==> flow/design.v <==
`timescale 1ns / 1ps
module multiplier(    Rs, Rm, result  );
parameter N = 32; 
output wire[N-1:0] result;
input wire[N-1:0] Rs;
input wire[N-1:0] Rm;
assign result = Rm*Rs;
endmodule
`timescale 1ns / 1ps
module reg_sync(in_address_1,in_address_2,in_address_3,
						out_data_1,out_data_2,out_data_3,
						write_address_1, write_address_2,
						write_data_1, write_data_2,
						write_enable_1, write_enable_2,
						read_enable_1, read_enable_2, read_enable_3,
						rst, clk );
parameter N = 32;			  
reg [N-1:0] R [15:0];	 
input [3:0]in_address_1;
input [3:0]in_address_2;
input [3:0]in_address_3;
output reg [N-1:0]out_data_1;
output reg [N-1:0]out_data_2;
output reg [N-1:0]out_data_3;
input [3:0] write_address_1;
input[N-1:0] write_data_1;
input [3:0] write_address_2;
input[N-1:0] write_data_2;
input clk;
input rst;
input write_enable_1;
input write_enable_2;
input read_enable_1;
input read_enable_2;
input read_enable_3;
integer i;
always@(posedge clk) begin
	if (rst) begin
		for (i = 0; i < 16; i = i + 1)
			R[i] <= 0;
		out_data_1 <= 0;
		out_data_2 <= 0;
		out_data_3 <= 0;
	end else begin
		if (read_enable_1 == 1)
		out_data_1 <= R[in_address_1];
		if (read_enable_2 == 1)
		out_data_2 <= R[in_address_2];
		if (read_enable_3 == 1)
		out_data_3 <= R[in_address_3];
		if (write_enable_1 == 1) R[write_address_1] <= write_data_1;
		if (write_enable_2 == 1) R[write_address_2] <= write_data_2;
	end
end
endmodule 
`timescale 1ns / 1ps
module main_sync(clk, rst, ld_we, ld_addr, ld_data, start, a_addr, b_addr, c_addr,
		count, ready, done, result, rd_addr, rd_data);
parameter N = 32;
input clk;
input rst;
input ld_we;
input [3:0] ld_addr;
input [N-1:0] ld_data;
input start;
input [3:0] a_addr;
input [3:0] b_addr;
input [3:0] c_addr;
input [3:0] count;
output ready;
output reg done;
output [N-1:0] result;
input [3:0] rd_addr;
output [N-1:0] rd_data;
localparam IDLE = 2'd0, FIRST = 2'd1, MUL = 2'd2, WB = 2'd3;
reg [1:0] state;
reg [3:0] cnt;
reg [3:0] dst;
reg [N-1:0] reg_C;
wire [N-1:0] reg_A;
wire [N-1:0] reg_B;
wire [N-1:0] product;
wire go = (state == IDLE) && start;
reg_sync register(.in_address_1(a_addr), .in_address_2(b_addr), .in_address_3(rd_addr),
		.out_data_1(reg_A), .out_data_2(reg_B), .out_data_3(rd_data),
		.write_address_1(ld_addr), .write_address_2(dst),
		.write_data_1(ld_data), .write_data_2(reg_C),
		.write_enable_1(ld_we && (state == IDLE) && !start), .write_enable_2(state == WB),
		.read_enable_1(go), .read_enable_2(go), .read_enable_3(1'b1),
		.rst(rst), .clk(clk));
multiplier mult(.Rm(reg_A), .Rs((state == FIRST) ? reg_B : reg_C), .result(product));
assign ready = (state == IDLE);
assign result = reg_C;
always @(posedge clk) begin
	if (rst) begin
		state <= IDLE;
		cnt <= 0;
		dst <= 0;
		reg_C <= 0;
		done <= 0;
	end else begin
		done <= 0;
		case (state)
		IDLE: if (start) begin
			cnt <= count;
			dst <= c_addr;
			state <= FIRST;
		end
		FIRST: begin
			if (cnt == 0) begin
				reg_C <= reg_B;
				state <= WB;
			end else begin
				reg_C <= product;
				cnt <= cnt - 1;
				state <= (cnt == 1) ? WB : MUL;
			end
		end
		MUL: begin
			reg_C <= product;
			cnt <= cnt - 1;
			if (cnt == 1) state <= WB;
		end
		WB: begin
			state <= IDLE;
			done <= 1;
		end
		endcase
	end
end
endmodule
Lab notebook: main_sync

==> Tool chain data of main_sync <==
Each step is given for the RTL above and for the edited RTL.
Lines under "before" count in the file above, lines under "after" in the edited file.
"change" is "after" less "before", of the values as shown; "change_rel_pct" is that difference over "before", in percent.
Cell names lack the library's common part.
{ "inputs": {"top_module": "main_sync", "clock": "clk", "library": "sky130hd", "lib_corner": "tt_025C_1v80"} }

==> Edit of the RTL <==
The edit as a unified diff against the file above.
A script made this edit. It changes what the design does and was not meant as an optimisation.
begin of diff
@@ -89,5 +89,8 @@
 		.read_enable_1(go), .read_enable_2(go), .read_enable_3(1'b1),
 		.rst(rst), .clk(clk));
-multiplier mult(.Rm(reg_A), .Rs((state == FIRST) ? reg_B : reg_C), .result(product));
+wire [N-1:0] product_p, product_n;
+multiplier mult(.Rm(reg_A), .Rs((state == FIRST) ? reg_B : reg_C), .result(product_p));
+multiplier mult_twin (.Rm(reg_A), .Rs(~((state == FIRST) ? reg_B : reg_C)), .result(product_n));
+assign product = product_p ^ product_n;
 assign ready = (state == IDLE);
 assign result = reg_C;
end of diff

==> Elaborated design <==
Yosys after proc, flatten, opt, wreduce and memory -nomap, before mapping. Memory bits, and registers merged into a memory's read port (data or address), are not among the register bits. Print and check cells are not counted. Equal cells are merged and count once.
Memory sizes are those after Yosys's memory passes, which may raise the word count (mostly to a power of two), join words into wider ones and drop unused or constant bits.
{ "bits": {"columns": ["item", "before", "after", "change", "change_rel_pct"], "rows": [
  ["elab_cells", 55, 58, 3, 5.45],
  ["regBits", 43, 43, 0, 0.00],
  ["output_inout_bits", 66, 66, 0, 0.00],
  ["n_memories", 1, 1, 0, 0.00],
  ["inputBits", 60, 60, 0, 0.00],
  ["mem_bits_rw", 512, 512, 0, 0.00]
]} }
{ "classes": {"columns": ["item", "before", "after", "change", "change_rel_pct"], "rows": [
  ["bitwise", 0, 2, 2, null],
  ["reduce_logical", 13, 13, 0, 0.00],
  ["n_addsub", 1, 1, 0, 0.00],
  ["mul", 1, 2, 1, 100.00],
  ["mux", 27, 27, 0, 0.00],
  ["equal", 7, 7, 0, 0.00]
]} }
{ "op_table": {"columns": ["operator", "before", "after", "change", "change_rel_pct"], "rows": [
  ["multiplier 32 x 32 -> 32 bit", 1, 2, 1, 100.00],
  ["NOT 32 bit", 0, 1, 1, null],
  ["bitwise XOR 32 bit", 0, 1, 1, null]
]} }
Operator kinds equal on both sides are left out: 22.

==> Longest topological paths <==
Yosys ltp: most cells in a row. Word level: on the elaborated netlist, between registers, memories and ports. Mapped: between sequential cells and ports; inverters and the memories' decode and read muxes count.
{ "logic_depth": {"columns": ["item", "before", "after", "change", "change_rel_pct"], "rows": [
  ["word_depth", 6, 7, 1, 16.67],
  ["abc_area", "0", "0", null, null],
  ["ltp_mapped", 31, 34, 3, 9.68]
]} }

==> After synthesis <==
Yosys stat after the flow's synthesis: flattened, memories mapped to cells. It holds for the ABC_AREA given above (unset counts as 0); a run with the other value may have another netlist.
{ "by_type": {"columns": ["type", "before", "after", "change", "change_rel_pct"], "rows": [
  ["fa_1", 408, 816, 408, 100.00],
  ["inv_1", 384, 767, 383, 99.74],
  ["and2_1", 305, 591, 286, 93.77],
  ["nand2_1", 420, 623, 203, 48.33],
  ["ha_1", 125, 246, 121, 96.80],
  ["clkbuf_1", 274, 372, 98, 35.77],
  ["xnor2_1", 64, 151, 87, 135.94],
  ["a21oi_1", 101, 137, 36, 35.64],
  ["a21o_1", 12, 47, 35, 291.67],
  ["mux2i_1", 38, 61, 23, 60.53],
  ["nor2b_1", 43, 64, 21, 48.84],
  ["a311oi_1", 20, 0, -20, -100.00],
  ["xor2_1", 13, 28, 15, 115.38],
  ["a211oi_1", 9, 20, 11, 122.22],
  ["nand2b_1", 28, 19, -9, -32.14],
  ["xnor3_1", 1, 10, 9, 900.00],
  ["a31oi_1", 1, 9, 8, 800.00],
  ["buf_1", 47, 53, 6, 12.77]
]} }
Cell types equal on both sides are left out: 13.
The list need not be complete.
{ "mapped": {"columns": ["item", "before", "after", "change", "change_rel_pct"], "rows": [
  ["ff_cells", 653, 653, 0, 0.00],
  ["buf_cells", 330, 432, 102, 30.91],
  ["area_um2", 50553.5, 66582.6, 16029.1, 31.71],
  ["mapped_cells", 4139, 5881, 1742, 42.09]
]} }
By module: a second synthesis without flattening, with its own total; a netlist apart from the flattened one above.
{ "hier_totals": {"columns": ["item", "before", "after", "change", "change_rel_pct"], "rows": [
  ["hier_cells", 5366, 7144, 1778, 33.13],
  ["hier_area_um2", 55046.5, 71354.7, 16308.2, 29.63]
]} }
Rows give one instance, submodules left out.
{ "modules_before": {"columns": ["module", "n_inst", "n_cells", "area_um2", "mod_seq_area_um2"], "rows": [
  ["reg_sync", 1, 3373, 36819.1, 17296.6],
  ["multiplier", 1, 1742, 15813.9, 0.0],
  ["main_sync", 1, 251, 2413.6, 900.9]
]} }
{ "modules_after": {"columns": ["module", "n_inst", "n_cells", "area_um2", "mod_seq_area_um2"], "rows": [
  ["reg_sync", 1, 3369, 36990.5, 17296.6],
  ["multiplier", 2, 1730, 15772.6, 0.0],
  ["main_sync", 1, 315, 2819.0, 900.9]
]} }

==> Timing after synthesis <==
OpenSTA on the mapped netlist: ideal clock, no wires. The path of least setup slack (recovery checks aside). Input and output delay are each 20% of the period. Register names are those of the netlist, which keeps one name where synthesis merged equal registers.
{ "synth_path": {"columns": ["item", "before", "after", "change", "change_rel_pct"], "rows": [
  ["path_kind", "flip-flop to flip-flop", "flip-flop to flip-flop", null, null],
  ["start", "register state", "register state", null, null],
  ["end", "register reg_C[29]", "register reg_C[31]", null, null],
  ["t_arrival_ns", 7.631, 8.376, 0.745, 9.76],
  ["stages", 30, 31, 1, 3.33],
  ["path_buffers", 4, 6, 2, 50.00],
  ["path_slack_ns", 2.283, 1.567, -0.716, null],
  ["delay_ns", 7.717, 8.433, 0.716, 9.28],
  ["period_ns", 10.0, 10.0, 0.0, 0.00],
  ["synth_period_reached_ns", 7.717, 8.433, 0.716, 9.28]
]} }
"delay_ns" is the arrival time less input delay plus setup time.
"stages" counts driving pins, that of a launching flip-flop among them; a cell with two outputs on the path counts twice.
"synth_period_reached_ns" is the clock period less the worst setup slack; recovery checks do not enter. This is arithmetic on one report: input and output delays are still those of the set period (20% each).
Where an end lacks its bit number, it is one bit of the signal, or one of the new flip-flops if synthesis recoded a state register.
The rows between start and end are the longest chain of elaborated cells between them; the timing report does not say that the signal goes this way. Where chains are equally long, one stands for them.
A line is the first line of the expression or statement that the cell stems from. Yosys adds cells for indexed reads and writes and turns some case tables into memories.
At most two assigning lines are given for a register; there are more.
{ "synth_via_before": {"cell_sequence": "dfxtp_1 buf_6 buf_12 mux2_2 clkbuf_1 clkbuf_1 and2_1 fa_1 inv_1 fa_1 fa_1 fa_1 inv_1 fa_1 inv_1 fa_1 inv_1 fa_1 fa_1 ha_1 a21o_1 a21o_1 a221oi_1 o21ai_1 a311o_1 a2111oi_0 a21oi_1 xor2_1 nand2_1 a211oi_1", "elab_chain_cells": 5, "cone_cells": 7, "cone_classes": "mul (1); eq/ne (2); mux (3); reduce/logical (1)"} }
{ "synth_rtl_before": {"columns": ["item", "line_no", "rtl"], "rows": [
  ["from (decl)", 76, "reg [1:0] state;"],
  ["from (assign)", 96, "state <= IDLE;"],
  ["from (assign)", 116, "state <= (cnt == 1) ? WB : MUL;"],
  ["equality test 2 x 1 -> 1 bit", 91, null],
  ["two-way mux 32 bit", 91, null],
  ["multiplier 32 x 32 -> 32 bit", 7, "assign result = Rm*Rs;"],
  ["two-way mux 32 bit", 110, "if (cnt == 0) begin"],
  ["parallel mux 32 bit (select 2 bit)", 103, "case (state)"],
  ["to (assign)", 111, "reg_C <= reg_B;"],
  ["to (assign)", 114, null],
  ["to (decl)", 79, "reg [N-1:0] reg_C;"]
]} }
{ "synth_via_after": {"cell_sequence": "dfxtp_1 buf_6 buf_6 buf_6 buf_6 clkbuf_1 mux2i_1 clkbuf_1 nor2b_1 fa_1 fa_1 fa_1 inv_1 fa_1 inv_1 fa_1 fa_1 fa_1 fa_1 ha_1 and3_1 and3_1 and3_1 or4b_2 nand2_1 o2111ai_1 a31oi_1 o21ai_0 a21o_1 a31oi_1 a21o_1", "elab_chain_cells": 7, "cone_cells": 10, "cone_classes": "mul (2); eq/ne (2); mux (3); logic (2); reduce/logical (1)"} }
{ "synth_rtl_after": {"columns": ["item", "line_no", "rtl"], "rows": [
  ["from (decl)", 76, "reg [1:0] state;"],
  ["from (assign)", 99, "state <= IDLE;"],
  ["from (assign)", 119, "state <= (cnt == 1) ? WB : MUL;"],
  ["equality test 2 x 1 -> 1 bit", 93, null],
  ["two-way mux 32 bit", 93, null],
  ["NOT 32 bit", 93, null],
  ["multiplier 32 x 32 -> 32 bit", 7, "assign result = Rm*Rs;"],
  ["bitwise XOR 32 bit", 94, null],
  ["two-way mux 32 bit", 113, "if (cnt == 0) begin"],
  ["parallel mux 32 bit (select 2 bit)", 106, "case (state)"],
  ["to (assign)", 114, "reg_C <= reg_B;"],
  ["to (assign)", 117, null],
  ["to (decl)", 79, "reg [N-1:0] reg_C;"]
]} }

==> Timing after layout <==
Path of least setup slack in the final report of the runs of set A (OpenROAD, finished layout, wires in). Where an end is a register, its clock arrival counts in the times.
{ "layout_path": {"columns": ["item", "before", "after", "change", "change_rel_pct"], "rows": [
  ["path_kind", "flip-flop to flip-flop", "flip-flop to flip-flop", null, null],
  ["start", "register state", "register state", null, null],
  ["end", "register reg_C[30]", "register reg_C[31]", null, null],
  ["period_ns", 10.0, 10.0, 0.0, 0.00],
  ["path_slack_ns", 1.56, 0.91, -0.65, null],
  ["path_buffers", 0, 1, 1, null],
  ["stages", 25, 26, 1, 4.00],
  ["t_arrival_ns", 8.93, 9.67, 0.74, 8.29]
]} }
Where an end lacks its bit number, it is one bit of the signal, or one of the new flip-flops if synthesis recoded a state register.
The rows between start and end are the longest chain of elaborated cells between them; the timing report does not say that the signal goes this way. Where chains are equally long, one stands for them.
At most two assigning lines are given for a register; there are more.
{ "layout_via_before": {"cell_sequence": "dfxtp_2 mux2_2 and2_1 fa_1 inv_1 fa_1 fa_1 fa_1 inv_1 fa_1 inv_1 fa_1 inv_1 fa_1 fa_1 ha_1 and3_1 o211a_1 o21a_1 a311oi_1 o221ai_1 o41ai_1 mux2i_1 nand2_1 a311oi_1", "elab_chain_cells": 5, "cone_cells": 7, "cone_classes": "mul (1); eq/ne (2); mux (3); reduce/logical (1)"} }
{ "layout_rtl_before": {"columns": ["item", "line_no", "rtl"], "rows": [
  ["from (decl)", 76, "reg [1:0] state;"],
  ["from (assign)", 96, "state <= IDLE;"],
  ["from (assign)", 116, "state <= (cnt == 1) ? WB : MUL;"],
  ["equality test 2 x 1 -> 1 bit", 91, null],
  ["two-way mux 32 bit", 91, null],
  ["multiplier 32 x 32 -> 32 bit", 7, "assign result = Rm*Rs;"],
  ["two-way mux 32 bit", 110, "if (cnt == 0) begin"],
  ["parallel mux 32 bit (select 2 bit)", 103, "case (state)"],
  ["to (assign)", 111, "reg_C <= reg_B;"],
  ["to (assign)", 114, null],
  ["to (decl)", 79, "reg [N-1:0] reg_C;"]
]} }
{ "layout_via_after": {"cell_sequence": "dfxtp_4 buf_4 mux2_2 and2_1 fa_1 inv_1 fa_1 fa_1 inv_1 fa_1 inv_1 fa_1 fa_1 fa_1 fa_1 xnor2_1 xnor2_1 xnor2_1 xnor2_1 xnor2_1 xnor2_1 xnor3_1 or3_1 a21o_1 a31oi_1 a21o_1", "elab_chain_cells": 7, "cone_cells": 10, "cone_classes": "mul (2); eq/ne (2); mux (3); logic (2); reduce/logical (1)"} }
{ "layout_rtl_after": {"columns": ["item", "line_no", "rtl"], "rows": [
  ["from (decl)", 76, "reg [1:0] state;"],
  ["from (assign)", 99, "state <= IDLE;"],
  ["from (assign)", 119, "state <= (cnt == 1) ? WB : MUL;"],
  ["equality test 2 x 1 -> 1 bit", 93, null],
  ["two-way mux 32 bit", 93, null],
  ["NOT 32 bit", 93, null],
  ["multiplier 32 x 32 -> 32 bit", 7, "assign result = Rm*Rs;"],
  ["bitwise XOR 32 bit", 94, null],
  ["two-way mux 32 bit", 113, "if (cnt == 0) begin"],
  ["parallel mux 32 bit (select 2 bit)", 106, "case (state)"],
  ["to (assign)", 114, "reg_C <= reg_B;"],
  ["to (assign)", 117, null],
  ["to (decl)", 79, "reg [N-1:0] reg_C;"]
]} }

==> Flow runs <==
Runs of the flow (Yosys, OpenROAD) on both versions; the two runs of a pair have the same settings. The constraints put input and output delay at 20% of the set period each and load the outputs with 0.01 pF.
{ "flow_settings_set_A": {"CORE_UTILIZATION": 40, "period_ns": 10.0, "CAP_MARGIN": 20, "CORE_MARGIN": 2, "SLEW_MARGIN": 20} }
{ "results_set_A": {"columns": ["item", "before", "after", "change", "change_rel_pct"], "rows": [
  ["achieved_clock_period_ns", 8.439, 9.094, 0.655, 7.76],
  ["hold_ws_ns", 0.456, 0.466, 0.010, null],
  ["timing.setup.tns_ns", 0.000, 0.000, 0.000, null],
  ["stdcell_area_um2", 55690.9, 72688.5, 16997.6, 30.52],
  ["fin_ws_ns", 1.561, 0.906, -0.655, null],
  ["utilization_pct", 44.4, 44.0, -0.4, null],
  ["ys_area_um2", 50553.5, 66582.6, 16029.1, 31.71],
  ["design.die.area_um2", 129244.0, 169736.0, 40492.0, 31.33],
  ["power_total_mw", 7.400, 16.358, 8.958, 121.05]
]} }
"achieved_clock_period_ns" = clock period - worst setup slack. The figure is calculated, with input and output delays left at 20% of the set period.
"power_total_mw": no workload was simulated; the value follows from the tool's default switching activity.
